==> flow/design.v <==
`timescale 1ns / 1ps
module SelectionOfAvatar(
	input [1:0] mode,
	input [5:0] userID,
	input [1:0] candidate,  
	input CLK,
	input rst,  
	output reg [1:0] ballotBoxId,
	output reg [5:0] numberOfRegisteredVoters,
	output reg [5:0] numberOfVotesWinner,  
	output reg [1:0] WinnerId,
	output reg AlreadyRegistered,
	output reg AlreadyVoted,
	output reg NotRegistered,
	output reg VotingHasNotStarted,
	output reg RegistrationHasEnded
	);
    reg [5:0] registered [0:63];
    reg [5:0] voted [0:63];
    integer i, clock, registeredNum, votedNum;
    integer airV, fireV, waterV, earthV;
	always @(posedge CLK)
	begin
	if (rst) begin
        clock = 0;
		registeredNum = 0;
		votedNum = 0;
		airV = 0;
		fireV = 0;
		waterV = 0;
		earthV = 0;
		for(i=0; i<64; i = i+1) begin
            registered[i]=6'b000000;
            voted[i]=6'b000000;
        end
        ballotBoxId =0;
        numberOfRegisteredVoters=0;
        numberOfVotesWinner=0;
        WinnerId=0;
        AlreadyRegistered=0;
        AlreadyVoted=0;
        NotRegistered=0;
        VotingHasNotStarted=0;
        RegistrationHasEnded=0;
	end
	else begin
		clock=clock+1;
        ballotBoxId =0;
        numberOfRegisteredVoters=0;
        numberOfVotesWinner=0;
        WinnerId=0;
        AlreadyRegistered=0;
        AlreadyVoted=0;
        NotRegistered=0;
        VotingHasNotStarted=0;
        RegistrationHasEnded=0;
        if(clock<=100) begin
            ballotBoxId=userID[5:4];
            if(mode==1) begin
                VotingHasNotStarted=1;
            end
            if(mode==0) begin
                if(registered[userID]==0) begin
                    registered[userID]=1;
                    ballotBoxId=userID[5:4];
                    registeredNum=registeredNum+1;
                end
                else begin 
                    AlreadyRegistered=1;
                    ballotBoxId=userID[5:4];
                end
            end
            numberOfRegisteredVoters=registeredNum;
        end
        else if(clock<=200) begin
            ballotBoxId=userID[5:4];
            numberOfRegisteredVoters=registeredNum;
            if(mode==0) begin
                RegistrationHasEnded=1;
            end
            if(mode==1) begin
                if(registered[userID]==1) begin
                    if(voted[userID]==0)begin
                        voted[userID]=1;
                        if(candidate==0)begin
                            airV=airV+1;
                        end
                        if(candidate==1)begin
                            fireV=fireV+1;
                        end
                        if(candidate==2)begin
                            waterV=waterV+1;
                        end
                        if(candidate==3)begin
                            earthV=earthV+1;
                        end
                    end 
                    else begin
                        AlreadyVoted=1;
                    end   
                end
                else begin
                    NotRegistered=1;
                end
            end    
        end
        else if(clock>200) begin
            numberOfRegisteredVoters=registeredNum;
            numberOfVotesWinner=airV;
            WinnerId=2'b0;
            if (fireV > numberOfVotesWinner) begin
				numberOfVotesWinner = fireV;
				WinnerId = 2'b01;
			end
			if (waterV > numberOfVotesWinner) begin
				numberOfVotesWinner = waterV;
				WinnerId = 2'b10;
			end
			if (earthV> numberOfVotesWinner) begin
				numberOfVotesWinner = earthV;
				WinnerId = 2'b11;
			end
        end
	end
	end
endmodule
# Reports on SelectionOfAvatar

What the tools print for SelectionOfAvatar, step after step.
Line numbers count from 1 in the design file above.
Library cell names are shortened.
A cell with n/a has no value.

Top module: SelectionOfAvatar
Clock: CLK
Library: sky130hd
Library corner: tt_025C_1v80

# After elaboration

Source: Yosys, flattened and elaborated. Widths are those after wreduce. Registers that Yosys merges into a memory's read port (data or address) are not register bits. Print and check cells do not count. Equal cells are merged and count once.

Input port bits: 12
Register bits: 981
Output and inout port bits: 21

Eq/ne operators: 68
$lt $le $gt $ge: 6
Add/sub/neg operators: 6
Reductions and logical operators: 208
Bitwise operators: 70
Mux-type cells: 104

Operator list:

| cell                                                                               | number |
| 63-bit OR reduction                                                                | 64 |
| 6-bit case mux with 64-bit select                                                  | 2 |
| 6-bit two-way mux                                                                  | 92 |
| 6-bit AND reduction                                                                | 68 |
| 4-bit AND reduction                                                                | 64 |
| 32-bit by 2-bit adder with 32-bit output (second input constant)                   | 6 |
| 6-bit equality test (second input constant)                                        | 32 |
| 32-bit by 6-bit greater-than comparator with 1-bit output                          | 3 |
| 6-bit by 5-bit equality test with 1-bit output (second input constant)             | 16 |
| 1-bit inverter                                                                     | 70 |
| 6-bit by 4-bit equality test with 1-bit output (second input constant)             | 8 |
| 32-bit by 8-bit less-or-equal comparator with 1-bit output (second input constant) | 1 |
| 32-bit by 9-bit greater-than comparator with 1-bit output (second input constant)  | 1 |
| 32-bit by 9-bit less-or-equal comparator with 1-bit output (second input constant) | 1 |
| 6-bit by 3-bit equality test with 1-bit output (second input constant)             | 4 |
| 6-bit zero test                                                                    | 3 |
| 6-bit by 1-bit equality test with 1-bit output (second input constant)             | 2 |
| 6-bit by 2-bit equality test with 1-bit output (second input constant)             | 2 |
| 4-bit OR reduction                                                                 | 2 |
| 2-bit two-way mux                                                                  | 4 |
| 3-bit OR reduction                                                                 | 2 |
| 1-bit two-way mux                                                                  | 6 |
| 5-bit OR reduction                                                                 | 1 |
| 2-bit by 1-bit equality test with 1-bit output (second input constant)             | 2 |
| 2-bit equality test (second input constant)                                        | 2 |
| 2-bit zero test                                                                    | 2 |
| 3-bit AND reduction                                                                | 1 |
| 2-bit OR reduction                                                                 | 1 |

# Longest topological paths

Longest topological path by Yosys (ltp), each cell counted once; first at word level (registers and memories cut), then after technology mapping (sequential cells cut; the memories' decode and read muxes count).

Word-level depth: 14
ABC_AREA: 0
Gate-level depth with buffers: 28
Gate-level depth less buffers: 27

# Netlist

Yosys stat after the flow's synthesis: flattened, memories mapped to cells. It holds for the ABC_AREA given above (unset counts as 0); a run with the other value may have another netlist.

Synthesis area: 0.0149769 sq mm
Buffers: 155
Cell count: 1768
Area of sequential cells: 0.0057855 sq mm
Flip-flop cells: 289

Cells by type:

| cell      | number |
| dfxtp_1   | 289 |
| nand2_1   | 201 |
| o2bb2ai_1 | 63 |
| o41ai_1   | 60 |
| nor2_1    | 129 |
| clkbuf_1  | 122 |
| nand3_1   | 69 |
| or4_1     | 46 |
| mux2_2    | 30 |
| ha_1      | 25 |
| nor4_1    | 47 |
| nand4_1   | 44 |
| mux2i_1   | 27 |
| o211ai_1  | 35 |
| o31ai_1   | 34 |
| or2_2     | 37 |
| inv_1     | 59 |
| a21oi_1   | 43 |

Other cell types: 61; their cells: 408.

# Worst setup path after synthesis

OpenSTA on the mapped netlist: ideal clock, no wires. The path of least setup slack (recovery checks aside). Input and output delay are each 20% of the period. Register names are those of the netlist, which keeps one name where synthesis merged equal registers.

Path kind: register to register
Start: reg airV[1]
End: reg numberOfVotesWinner[1]
Time at the first pin: 0 ps
Period: 6000 ps
Setup time: 72 ps
Slack: 902 ps
Path buffers: 1
Stages: 29
Data required time: 5928 ps
Arrival: 5027 ps
Path delay: 5099 ps
Synthesis period reached: 5098 ps

"path delay" is the arrival time less input delay plus setup time.
"stages": output pins that drive a net of the path, with the launching flip-flop's if there is one; two outputs of one cell count as two.
"synthesis period reached" = period - worst setup slack (recovery checks aside). The figure is calculated, with input and output delays left at 20% of the set period.
The rows between start and end are the longest chain of elaborated cells between them; the timing report does not say that the signal goes this way. Where chains are equally long, one stands for them.
A line is the first line of the expression or statement that the cell stems from. Yosys adds cells for indexed reads and writes and turns some case tables into memories.
At most two assigning lines are given for a register; there are more.

Cell sequence: dfxtp_1 -> inv_1 -> ha_1 -> nor2b_1 -> o21ai_0 -> a21oi_1 -> a211oi_1 -> o21ai_1 -> mux2_2 -> inv_1 -> ha_1 -> nor2b_1 -> o21a_1 -> o21ai_0 -> nand2b_1 -> a211oi_1 -> o21ai_1 -> mux2i_1 -> ha_1 -> nor2b_1 -> o21a_1 -> o21a_1 -> o21ai_0 -> nand2b_1 -> a21oi_1 -> o21ai_0 -> clkbuf_1 -> or2_2 -> a21oi_1
Cells in the longest elaborated chain: 14

Ends and longest elaborated chain, post-synthesis:

| item                                                      | RTL line | source |
| from (decl)                                               | 21       | `integer airV, fireV, waterV, earthV;` |
| from (assign)                                             | 28       | `airV = 0;` |
| from (assign)                                             | 86       | `airV=airV+1;` |
| 32-bit by 6-bit greater-than comparator with 1-bit output | 111      | `if (fireV > numberOfVotesWinner) begin` |
| 6-bit two-way mux                                         | 111      |  |
| 6-bit two-way mux                                         | 107      | `else if(clock>200) begin` |
| 6-bit two-way mux                                         | 75       | `else if(clock<=200) begin` |
| 6-bit two-way mux                                         | 57       | `if(clock<=100) begin` |
| 6-bit two-way mux                                         | 24       | `if (rst) begin` |
| 32-bit by 6-bit greater-than comparator with 1-bit output | 115      | `if (waterV > numberOfVotesWinner) begin` |
| 6-bit two-way mux                                         | 115      |  |
| 6-bit two-way mux                                         | 107      |  |
| 6-bit two-way mux                                         | 75       |  |
| 6-bit two-way mux                                         | 57       |  |
| 6-bit two-way mux                                         | 24       |  |
| 32-bit by 6-bit greater-than comparator with 1-bit output | 119      | `if (earthV> numberOfVotesWinner) begin` |
| 6-bit two-way mux                                         | 119      |  |
| to (assign)                                               | 116      | `numberOfVotesWinner = waterV;` |
| to (assign)                                               | 120      | `numberOfVotesWinner = earthV;` |
| to (decl)                                                 | 10       | `output reg [5:0] numberOfVotesWinner,` |

# Worst path after layout

Path of least setup slack in the final report of run 1 (OpenROAD, finished layout, wires in). Where an end is a register, its clock arrival counts in the times.
The report prints the path's times to 10 ps; the period is as set.

Path kind: register to register
Start: reg airV[1]
End: reg numberOfVotesWinner[1]
Data required time: 7170 ps
Setup time: 80 ps
Arrival: 6420 ps
Stages: 28
Time at the first pin: 520 ps
Period: 6740 ps
Slack: 750 ps
Path buffers: 0

The rows between start and end are the longest chain of elaborated cells between them; the timing report does not say that the signal goes this way. Where chains are equally long, one stands for them.
At most two assigning lines are given for a register; there are more.

Cell sequence: dfxtp_1 -> inv_1 -> ha_1 -> nor2b_1 -> o21ai_0 -> a21oi_1 -> a211oi_1 -> o21ai_1 -> mux2_2 -> inv_1 -> ha_1 -> nor2b_1 -> o21a_1 -> o21ai_0 -> nand2b_1 -> a211oi_1 -> o21ai_1 -> mux2i_1 -> ha_1 -> nor2b_1 -> o21a_1 -> o21a_1 -> o21ai_0 -> nand2b_1 -> a21oi_1 -> o21ai_1 -> or2_2 -> a21oi_1
Cells in the longest elaborated chain: 14

Ends and longest elaborated chain, post-layout:

| item                                                      | RTL line | source |
| from (decl)                                               | 21       | `integer airV, fireV, waterV, earthV;` |
| from (assign)                                             | 28       | `airV = 0;` |
| from (assign)                                             | 86       | `airV=airV+1;` |
| 32-bit by 6-bit greater-than comparator with 1-bit output | 111      | `if (fireV > numberOfVotesWinner) begin` |
| 6-bit two-way mux                                         | 111      |  |
| 6-bit two-way mux                                         | 107      | `else if(clock>200) begin` |
| 6-bit two-way mux                                         | 75       | `else if(clock<=200) begin` |
| 6-bit two-way mux                                         | 57       | `if(clock<=100) begin` |
| 6-bit two-way mux                                         | 24       | `if (rst) begin` |
| 32-bit by 6-bit greater-than comparator with 1-bit output | 115      | `if (waterV > numberOfVotesWinner) begin` |
| 6-bit two-way mux                                         | 115      |  |
| 6-bit two-way mux                                         | 107      |  |
| 6-bit two-way mux                                         | 75       |  |
| 6-bit two-way mux                                         | 57       |  |
| 6-bit two-way mux                                         | 24       |  |
| 32-bit by 6-bit greater-than comparator with 1-bit output | 119      | `if (earthV> numberOfVotesWinner) begin` |
| 6-bit two-way mux                                         | 119      |  |
| to (assign)                                               | 116      | `numberOfVotesWinner = waterV;` |
| to (assign)                                               | 120      | `numberOfVotesWinner = earthV;` |
| to (decl)                                                 | 10       | `output reg [5:0] numberOfVotesWinner,` |

--- measured runs ---
Design SelectionOfAvatar on sky130hd. What follows are 5 stored runs of the flow, each under its own settings; their order means nothing. The constraints put input and output delay at 20% of the set period each and load the outputs with 0.01 pF.
"allowed time less slack (worst setup path)" means the part of the period allowed to the worst setup path (the constraints hold back 20% at inputs and 20% at outputs) less its slack; where the path has registers, the arrival times of their clocks count too.
"total power of the final layout": no workload was simulated; the value follows from the tool's default switching activity.
"allowed time less slack (worst setup path)" is known to 10 ps.
A setting shown as - is not set for that run.

| setting or result                               | run 1                | run 2                | run 3                | run 4             | run 5                |
| CORE_UTILIZATION                                | 40                   | 35                   | 40                   | 28                | 32                   |
| period_ns                                       | 6.74                 | 7.27                 | 6.0                  | 6.0               | 6.0                  |
| CAP_MARGIN                                      | 20                   | 40                   | 20                   | 20                | 40                   |
| CORE_MARGIN                                     | 2                    | 2                    | 8                    | 8                 | 2                    |
| SLEW_MARGIN                                     | 20                   | 10                   | 20                   | 25                | 10                   |
| ABC_AREA                                        | -                    | 1                    | 1                    | 0                 | -                    |
| CELL_PAD_IN_SITES_DETAIL_PLACEMENT              | -                    | 1                    | -                    | -                 | 1                    |
| CORE_ASPECT_RATIO                               | -                    | 1.34                 | 0.83                 | 0.83              | 1.34                 |
| CTS_CLUSTER_DIAMETER                            | -                    | 326                  | -                    | -                 | 229                  |
| GPL_ROUTABILITY_DRIVEN                          | -                    | 0                    | -                    | 0                 | -                    |
| GPL_TIMING_DRIVEN                               | -                    | 0                    | -                    | -                 | -                    |
| MIN_ROUTING_LAYER                               | -                    | met2                 | met1                 | met2              | -                    |
| TNS_END_PERCENT                                 | -                    | 30                   | -                    | -                 | 30                   |
| CTS_CLUSTER_SIZE                                | -                    | -                    | 24                   | 24                | -                    |
| PLACE_DENSITY_LB_ADDON                          | -                    | -                    | 0.15                 | 0.15              | -                    |
| SETUP_SLACK_MARGIN                              | -                    | -                    | -0.12                | -0.12             | -                    |
| CELL_PAD_IN_SITES_GLOBAL_PLACEMENT              | -                    | -                    | -                    | 1                 | -                    |
| HOLD_SLACK_MARGIN                               | -                    | -                    | -                    | -                 | 0.12                 |
| chip area after synthesis (Yosys) (sq mm)       | 0.0149769            | 0.0157226            | 0.0157226            | 0.0149769         | 0.0149769            |
| setup total negative slack (ps)                 | 0                    | 0                    | 0                    | 0                 | 0                    |
| total power of the final layout (uW)            | 3867                 | 3479                 | 4297                 | 4379              | 4158                 |
| allowed time less slack (worst setup path) (ps) | 5990                 | 6050                 | 5220                 | 4390              | 5530                 |
| worst setup path kind                           | register to register | register to register | register to register | input to register | register to register |
| setup slack of the worst path (ps)              | 751                  | 1223                 | 777                  | 409               | 473                  |
| overall die area (sq mm)                        | 0.0390062            | 0.0466512            | 0.0459334            | 0.0611773         | 0.0485681            |
| utilization after routing (%)                   | 45.5                 | 40.4                 | 45.1                 | 32.5              | 36.8                 |
--- end ---
